==> flow/design.v <==
module ALU (
    input [15:0] data1,
    input [15:0] data2,
    input [3:0] alu_op,  
    output reg [15:0] result
);
    always @(*) begin
        case (alu_op)
            4'b0000: result = data1 + data2;  
            4'b0001: result = data1 - data2;  
            4'b0010: result = data1 & data2;  
            4'b0011: result = data1 | data2;  
            4'b0100: result = data1 ^ data2;  
            4'b0101: result = ~data1;         
            4'b0110: result = data1 << data2[3:0];  
            4'b0111: result = data1 >> data2[3:0];  
            4'b1000: result = (data1 < data2) ? 16'b1 : 16'b0;  
            default: result = 16'b0;
        endcase
    end
endmodule
module Control_Unit (
    input [15:0] instr,
    output reg [3:0] alu_op,
    output reg mem_read,
    output reg mem_write,
    output reg reg_write,
    output reg [3:0] write_reg
);
    always @(*) begin
        case(instr[15:12])
            4'b0000: begin  
                alu_op = 4'b0000;
                mem_read = 1'b0;
                mem_write = 1'b0;
                reg_write = 1'b0;
                write_reg = 4'b0000;
            end
            4'b0001: begin  
                alu_op = 4'b0000;
                mem_read = 1'b0;
                mem_write = 1'b0;
                reg_write = 1'b1;
                write_reg = instr[11:8];
            end
            4'b0010: begin  
                alu_op = 4'b0001;
                mem_read = 1'b0;
                mem_write = 1'b0;
                reg_write = 1'b1;
                write_reg = instr[11:8];
            end
            4'b0011: begin  
                alu_op = 4'b0010;
                mem_read = 1'b0;
                mem_write = 1'b0;
                reg_write = 1'b1;
                write_reg = instr[11:8];
            end
            4'b0100: begin  
                alu_op = 4'b0011;
                mem_read = 1'b0;
                mem_write = 1'b0;
                reg_write = 1'b1;
                write_reg = instr[11:8];
            end
            4'b0101: begin  
                alu_op = 4'b0000;  
                mem_read = 1'b1;
                mem_write = 1'b0;
                reg_write = 1'b1;
                write_reg = instr[11:8];
            end
            4'b0110: begin  
                alu_op = 4'b0000;  
                mem_read = 1'b0;
                mem_write = 1'b1;
                reg_write = 1'b0;
                write_reg = 4'b0000;
            end
            default: begin
                alu_op = 4'b0000;
                mem_read = 1'b0;
                mem_write = 1'b0;
                reg_write = 1'b0;
                write_reg = 4'b0000;
            end
        endcase
    end
endmodule
module Register_File (
    input clk,
    input reset,
    input [3:0] read_reg1,
    input [3:0] read_reg2,
    input [3:0] write_reg,
    input [15:0] write_data,
    input reg_write,
    output [15:0] reg_data1,
    output [15:0] reg_data2
);
    reg [15:0] registers [0:15];
    integer i;
    always @(posedge clk or posedge reset) begin
        if(reset) begin
            for(i=0;i<16;i=i+1)
                registers[i]<=16'b0;
                end
        else if (reg_write) begin
            registers[write_reg] <= write_data;
        end
    end
    assign reg_data1 = registers[read_reg1];
    assign reg_data2 = registers[read_reg2];
endmodule
module Hazard_Detection_Unit (
    input [15:0] if_id_instr,
    input id_ex_mem_read,
    input [3:0] id_ex_write_reg,
    output reg hazard_detected
);
    always @(*) begin
        hazard_detected = (id_ex_mem_read &&
                           (id_ex_write_reg == if_id_instr[11:8] ||
                            id_ex_write_reg == if_id_instr[7:4]));
    end
endmodule
module CPU (
    input clk, 
    input reset, 
    output [15:0] pc, 
    input [15:0] instr, 
    output [15:0] alu_out, 
    output mem_read, 
    output mem_write, 
    input [15:0] mem_data
);
    reg [15:0] pc_reg;
    reg [15:0] if_id_instr;
    reg [15:0] id_ex_reg_data1, id_ex_reg_data2;
    reg [3:0] id_ex_alu_op;
    reg [15:0] id_ex_instr;
    reg id_ex_mem_read, id_ex_mem_write, id_ex_reg_write;
    reg [3:0] id_ex_write_reg;
    wire [15:0] alu_result;
    wire hazard_detected;
    wire [15:0] rf_reg_data1, rf_reg_data2;
    wire [3:0] alu_op;
    wire reg_write;
    wire [3:0] write_reg;
    wire [15:0] write_data;
    reg [15:0] ex_mem_alu_result;
    reg ex_mem_mem_read, ex_mem_mem_write, ex_mem_reg_write;
    reg [3:0] ex_mem_write_reg;
    always @(posedge clk or posedge reset) begin
        if (reset) begin
            pc_reg <= 0;
            if_id_instr <= 16'b0;
        end else if (!hazard_detected) begin
            pc_reg <= pc_reg + 1;
            if_id_instr <= instr;
        end
    end
    Control_Unit cu (
        .instr(if_id_instr), 
        .alu_op(alu_op), 
        .mem_read(mem_read), 
        .mem_write(mem_write), 
        .reg_write(reg_write), 
        .write_reg(write_reg)
    );
    Register_File rf (
        .clk(clk), 
        .reset(reset),
        .read_reg1(if_id_instr[11:8]), 
        .read_reg2(if_id_instr[7:4]), 
        .write_reg(ex_mem_write_reg), 
        .write_data(write_data), 
        .reg_write(ex_mem_reg_write), 
        .reg_data1(rf_reg_data1), 
        .reg_data2(rf_reg_data2)
    );
    ALU alu (
        .data1(id_ex_reg_data1), 
        .data2(id_ex_reg_data2), 
        .alu_op(id_ex_alu_op), 
        .result(alu_result)
    );
    Hazard_Detection_Unit hdu (
        .if_id_instr(if_id_instr),
        .id_ex_mem_read(id_ex_mem_read),
        .id_ex_write_reg(id_ex_write_reg),
        .hazard_detected(hazard_detected)
    );
    assign pc = pc_reg;
    assign alu_out = ex_mem_alu_result;
    always @(posedge clk or posedge reset) begin
        if (reset) begin
            id_ex_reg_data1 <= 16'b0;
            id_ex_reg_data2 <= 16'b0;
            id_ex_alu_op <= 4'b0;
            id_ex_instr <= 16'b0;
            id_ex_mem_read <= 1'b0;
            id_ex_mem_write <= 1'b0;
            id_ex_reg_write <= 1'b0;
            id_ex_write_reg <= 4'b0;
        end else if (!hazard_detected) begin
            id_ex_reg_data1 <= rf_reg_data1;
            id_ex_reg_data2 <= rf_reg_data2;
            id_ex_alu_op <= alu_op;
            id_ex_instr <= if_id_instr;
            id_ex_mem_read <= mem_read;
            id_ex_mem_write <= mem_write;
            id_ex_reg_write <= reg_write;
            id_ex_write_reg <= write_reg;
        end
    end
    always @(posedge clk or posedge reset) begin
        if (reset) begin
            ex_mem_alu_result <= 16'b0;
            ex_mem_mem_read <= 1'b0;
            ex_mem_mem_write <= 1'b0;
            ex_mem_reg_write <= 1'b0;
            ex_mem_write_reg <= 4'b0;
        end else begin
            ex_mem_alu_result <= alu_result;
            ex_mem_mem_read <= id_ex_mem_read;
            ex_mem_mem_write <= id_ex_mem_write;
            ex_mem_reg_write <= id_ex_reg_write;
            ex_mem_write_reg <= id_ex_write_reg;
        end
    end
    assign write_data = ex_mem_mem_read ? mem_data : ex_mem_alu_result;
endmodule
# Reports on CPU
# Module CPU before and after one edit of its RTL, step after step.
# Lines under "before" count in the file above, lines under "after" in the edited file.
# "diff" is "after" less "before", of the values as shown.
# Operators: Yosys type, input widths -> output width; for muxes data width and select width s.
# Cell names lack the library's common part.
# A cell with n/a has no value.
# design
top_module,CPU
clk_port,clk
lib,sky130hd
corner,tt_025C_1v80

# Edit of the RTL
# The edit as a unified diff against the file above.
# The edit is scripted: it alters the design's behaviour and was not made to optimise anything.
# begin of diff
@@ -162,12 +162,20 @@
         end
     end
+    wire [3:0] write_reg_m, write_reg_s;
+    wire reg_write_m, reg_write_s;
+    wire [3:0] alu_op_m, alu_op_s;
     Control_Unit cu (
         .instr(if_id_instr), 
-        .alu_op(alu_op), 
+        .alu_op(alu_op_m), 
         .mem_read(mem_read), 
         .mem_write(mem_write), 
-        .reg_write(reg_write), 
-        .write_reg(write_reg)
-    );
+        .reg_write(reg_write_m), 
+        .write_reg(write_reg_m)
+    );
+    Control_Unit cu_twin (.instr(~if_id_instr), .alu_op(alu_op_s), .reg_write(reg_write_s),
+        .write_reg(write_reg_s));
+    assign write_reg = write_reg_m ^ write_reg_s;
+    assign reg_write = reg_write_m ^ reg_write_s;
+    assign alu_op = alu_op_m ^ alu_op_s;
     Register_File rf (
         .clk(clk), 
# end of diff

# Elaborated design
# Counts by Yosys on the flattened word-level netlist (proc, flatten, opt, wreduce). Print and check cells are left out. Cells with the same type and inputs are merged into one.
# classes
item,before,after,diff
reduce_and_logical,23,24,1
bitwise,4,8,4
cmp,1,1,0
shifts,2,2,0
eq_ne,61,66,5
n_addsub,3,3,0
muxes,10,13,3
# op_table
op,before,after,diff
$eq 4x3->1 const B,19,21,2
$eq 4x2->1 const B,10,12,2
$xor 4x4->4,0,2,2
$eq 4x1->1 const B,5,6,1
$mux 1,4,5,1
$mux 4,1,2,1
$not 16->16,1,2,1
$pmux 2 s3,1,2,1
$reduce_or 5->1,1,2,1
$xor 1x1->1,0,1,1
$eq 4x4->1 const B,25,25,0
$reduce_and 2->1,16,16,0
$logic_not 4->1,4,4,0
$eq 4x4->1,2,2,0
$pmux 16 s16,2,2,0
$add 16x1->16 const B,1,1,0
$add 16x16->16,1,1,0
$and 16x16->16,1,1,0
$logic_and 1x1->1,1,1,0
$logic_or 1x1->1,1,1,0
$lt 16x16->1,1,1,0
$mux 16,1,1,0
$or 16x16->16,1,1,0
$pmux 16 s9,1,1,0
$shl 16x4->16,1,1,0
$shr 16x4->16,1,1,0
$sub 16x16->16,1,1,0
$xor 16x16->16,1,1,0
# bits
item,before,after,diff
out_inout_bits,34,34,0
ff_bits,352,352,0
wordCells,132,145,13

# Longest topological paths
# Yosys ltp: most cells in a row. Word level: on the elaborated netlist, between registers, memories and ports. Mapped: between sequential cells and ports; inverters and the memories' decode and read muxes count.
# logic_depth
item,before,after,diff
word_depth,3,5,2
ABC_AREA,0,0,n/a
mapped_depth,14,14,0
depth_no_buf,14,14,0

# After synthesis
# The flow's flattened synthesis, as Yosys stat reports it; memories are mapped. The netlist is that of the ABC_AREA named above (0 if unset); the other value can give another one.
# by_type
cell,before,after,diff
nor2_1,220,281,61
a21oi_1,211,265,54
clkbuf_1,94,140,46
buf_2,48,2,-46
a22oi_1,85,54,-31
buf_1,0,18,18
mux2_2,21,38,17
a221oi_1,10,25,15
mux2i_1,36,50,14
nand4_1,21,8,-13
buf_4,13,0,-13
a32oi_1,25,13,-12
o211ai_1,18,6,-12
xor2_1,14,26,12
maj3_1,0,12,12
nand3_1,49,38,-11
buf_6,10,0,-10
xnor2_1,33,24,-9
# The list need not be complete.
# synth_totals
item,before,after,diff
stdcells,1954,2027,73
mapped_area_um2,18154.9,18147.4,-7.5
ffs,348,346,-2
# The figures by module come from a second, unflattened synthesis with its own total; it is not the netlist above.
# unflattened
item,before,after,diff
cells_unflattened,2055,2101,46
hier_area_um2,22153.7,22338.9,185.2
# Rows give one instance, submodules left out.
# modules_before
module,seq_area_um2,mod_area_um2,instances,cells
Register_File,6406.1,14358.8,1,1236
ALU,0.0,3933.8,1,564
CPU,2402.3,3648.5,1,226
Control_Unit,0.0,122.6,1,18
Hazard_Detection_Unit,0.0,90.1,1,11
# modules_after
module,seq_area_um2,mod_area_um2,instances,cells
Register_File,6406.1,14358.8,1,1236
ALU,0.0,3933.8,1,564
CPU,2402.3,3711.1,1,254
Control_Unit,0.0,122.6,2,18
Hazard_Detection_Unit,0.0,90.1,1,11

# Timing after synthesis
# Source: OpenSTA report_checks on the synthesized netlist (no wires, ideal clock, input and output delay 20% of the period each), path of least setup slack; recovery checks are left aside. Register names are those of the netlist, which keeps one name where synthesis merged equal registers.
# synth_path
item,before,after,diff
path_kind,register to register,register to register,n/a
start,register id_ex_reg_data2[4],register id_ex_reg_data2[3],n/a
end,register ex_mem_alu_result[15],register ex_mem_alu_result[15],n/a
clock_period_ns,3.5,3.5,0.0
n_path_buf,0,0,0
path_delay_ns,2.950,3.507,0.557
required_ns,3.368,3.380,0.012
setup_slack_ns,0.550,-0.007,-0.557
path_stages,13,13,0
arrival_ns,2.818,3.387,0.569
synth_period_reached_ns,2.95,3.507,0.557
# "path_delay_ns" is the arrival time less input delay plus setup time.
# "path_stages" counts driving pins, that of a launching flip-flop among them; a cell with two outputs on the path counts twice.
# "synth_period_reached_ns" is the clock period less the worst setup slack; recovery checks do not enter. This is arithmetic on one report: input and output delays are still those of the set period (20% each).
# Between the ends stands the longest chain of elaborated cells between them, by number of cells; it is not shown to be the way that was timed. Of several equally long chains one is given.
# A line is the first line of the expression or statement that the cell stems from. Yosys adds cells for indexed reads and writes and turns some case tables into memories.
# synth_between_before
cell_sequence,dfrtp_1 or3_4 nor3_1 and3b_1 a31oi_1 xnor2_1 ha_1 and2_1 and3_2 a221o_1 a31oi_1 xnor2_1 o211ai_2
elab_chain_len,2
cone_cells,3
lines_between,3
# synth_rtl_before
item,line_no,rtl
from (decl),140,"reg [15:0] id_ex_reg_data1, id_ex_reg_data2;"
from (assign),200,id_ex_reg_data2 <= 16'b0;
from (assign),209,id_ex_reg_data2 <= rf_reg_data2;
$sub 16x16->16,10,4'b0001: result = data1 - data2;
$pmux 16 s9,8,case (alu_op)
to (assign),220,ex_mem_alu_result <= 16'b0;
to (assign),226,ex_mem_alu_result <= alu_result;
to (decl),152,reg [15:0] ex_mem_alu_result;
# synth_between_after
cell_sequence,dfrtp_1 or4_1 or4_4 o21ai_0 xor2_1 ha_1 o21a_1 nor2_1 o21ai_0 a21o_1 or3_4 a221oi_2 and3b_1
elab_chain_len,2
cone_cells,5
lines_between,5
# synth_rtl_after
item,line_no,rtl
from (decl),140,"reg [15:0] id_ex_reg_data1, id_ex_reg_data2;"
from (assign),208,id_ex_reg_data2 <= 16'b0;
from (assign),217,id_ex_reg_data2 <= rf_reg_data2;
$sub 16x16->16,10,4'b0001: result = data1 - data2;
$pmux 16 s9,8,case (alu_op)
to (assign),228,ex_mem_alu_result <= 16'b0;
to (assign),234,ex_mem_alu_result <= alu_result;
to (decl),152,reg [15:0] ex_mem_alu_result;

# Path in the finished layout
# Path of least setup slack in the final report of each run of pair 1 (OpenROAD, finished layout, wires in). Where an end is a register, its clock arrival counts in the times.
# layout_path
item,before,after,diff
path_kind,register to register,register to register,n/a
start,register id_ex_reg_data2[4],register id_ex_reg_data2[3],n/a
end,register ex_mem_alu_result[15],register ex_mem_alu_result[15],n/a
arrival_ns,3.49,3.96,0.47
n_path_buf,0,0,0
required_ns,3.58,3.60,0.02
path_stages,13,13,0
clock_period_ns,3.14,3.14,0.00
setup_slack_ns,0.09,-0.35,-0.44
# Between the ends stands the longest chain of elaborated cells between them, by number of cells; it is not shown to be the way that was timed. Of several equally long chains one is given.
# layout_between_before
cell_sequence,dfrtp_1 or3_4 nor3_4 and3b_2 a31oi_1 xnor2_1 ha_1 a21o_1 a21o_1 a221o_1 a31oi_1 xnor2_1 o211ai_2
elab_chain_len,2
cone_cells,3
lines_between,3
# layout_rtl_before
item,line_no,rtl
from (decl),140,"reg [15:0] id_ex_reg_data1, id_ex_reg_data2;"
from (assign),200,id_ex_reg_data2 <= 16'b0;
from (assign),209,id_ex_reg_data2 <= rf_reg_data2;
$sub 16x16->16,10,4'b0001: result = data1 - data2;
$pmux 16 s9,8,case (alu_op)
to (assign),220,ex_mem_alu_result <= 16'b0;
to (assign),226,ex_mem_alu_result <= alu_result;
to (decl),152,reg [15:0] ex_mem_alu_result;
# layout_between_after
cell_sequence,dfrtp_1 or4_4 or4_4 o21ai_2 xor2_1 ha_1 o21a_1 nor2_2 o21ai_2 a21o_1 or3_4 a221oi_2 and3b_1
elab_chain_len,2
cone_cells,5
lines_between,5
# layout_rtl_after
item,line_no,rtl
from (decl),140,"reg [15:0] id_ex_reg_data1, id_ex_reg_data2;"
from (assign),208,id_ex_reg_data2 <= 16'b0;
from (assign),217,id_ex_reg_data2 <= rf_reg_data2;
$sub 16x16->16,10,4'b0001: result = data1 - data2;
$pmux 16 s9,8,case (alu_op)
to (assign),228,ex_mem_alu_result <= 16'b0;
to (assign),234,ex_mem_alu_result <= alu_result;
to (decl),152,reg [15:0] ex_mem_alu_result;

# Measured runs
# Both versions went through the flow (Yosys, OpenROAD) with the same settings in each pair. Constraints: input delay and output delay 20% of the set period each, output load 0.01 pF.
# settings_pair_1
CORE_UTILIZATION,40
SETUP_SLACK_MARGIN,1.5
period_ns,3.14
CAP_MARGIN,20
CORE_MARGIN,2
SLEW_MARGIN,20
# measured_pair_1
item,before,after,diff
final_hold_ws_ns,0.386,0.414,0.028
finalCellArea_um2,26812.0,27551.4,739.4
utilization_pct,59.5,61.1,1.6
synth_chip_area_um2,18154.9,18147.4,-7.5
timing.achieved_period_ns,3.046,3.493,0.447
die_footprint_um2,47106.4,47089.0,-17.4
setup_ws_ns,0.094,-0.353,-0.447
final_power_mw,18.188,22.773,4.585
fin_tns_ns,0.000,-0.670,-0.670
# settings_pair_2
CAP_MARGIN,5
CORE_UTILIZATION,38
CTS_CLUSTER_SIZE,87
GPL_TIMING_DRIVEN,0
MAX_ROUTING_LAYER,met5
SETUP_SLACK_MARGIN,0.02
SLEW_MARGIN,35
period_ns,4.81
CORE_MARGIN,2
# measured_pair_2
item,before,after,diff
final_hold_ws_ns,0.382,0.380,-0.002
finalCellArea_um2,21546.9,21334.2,-212.7
utilization_pct,45.4,45.0,-0.4
synth_chip_area_um2,18154.9,18147.4,-7.5
timing.achieved_period_ns,3.954,4.794,0.840
die_footprint_um2,49539.6,49519.6,-20.0
setup_ws_ns,0.856,0.016,-0.840
final_power_mw,11.290,13.655,2.365
fin_tns_ns,0.000,0.000,0.000
# By "timing.achieved_period_ns" is meant the clock period of the run minus its worst setup slack. This is arithmetic on one report: input and output delays are still those of the set period (20% each).
# "final_power_mw" is the tool's figure for a default switching activity; nothing was simulated.
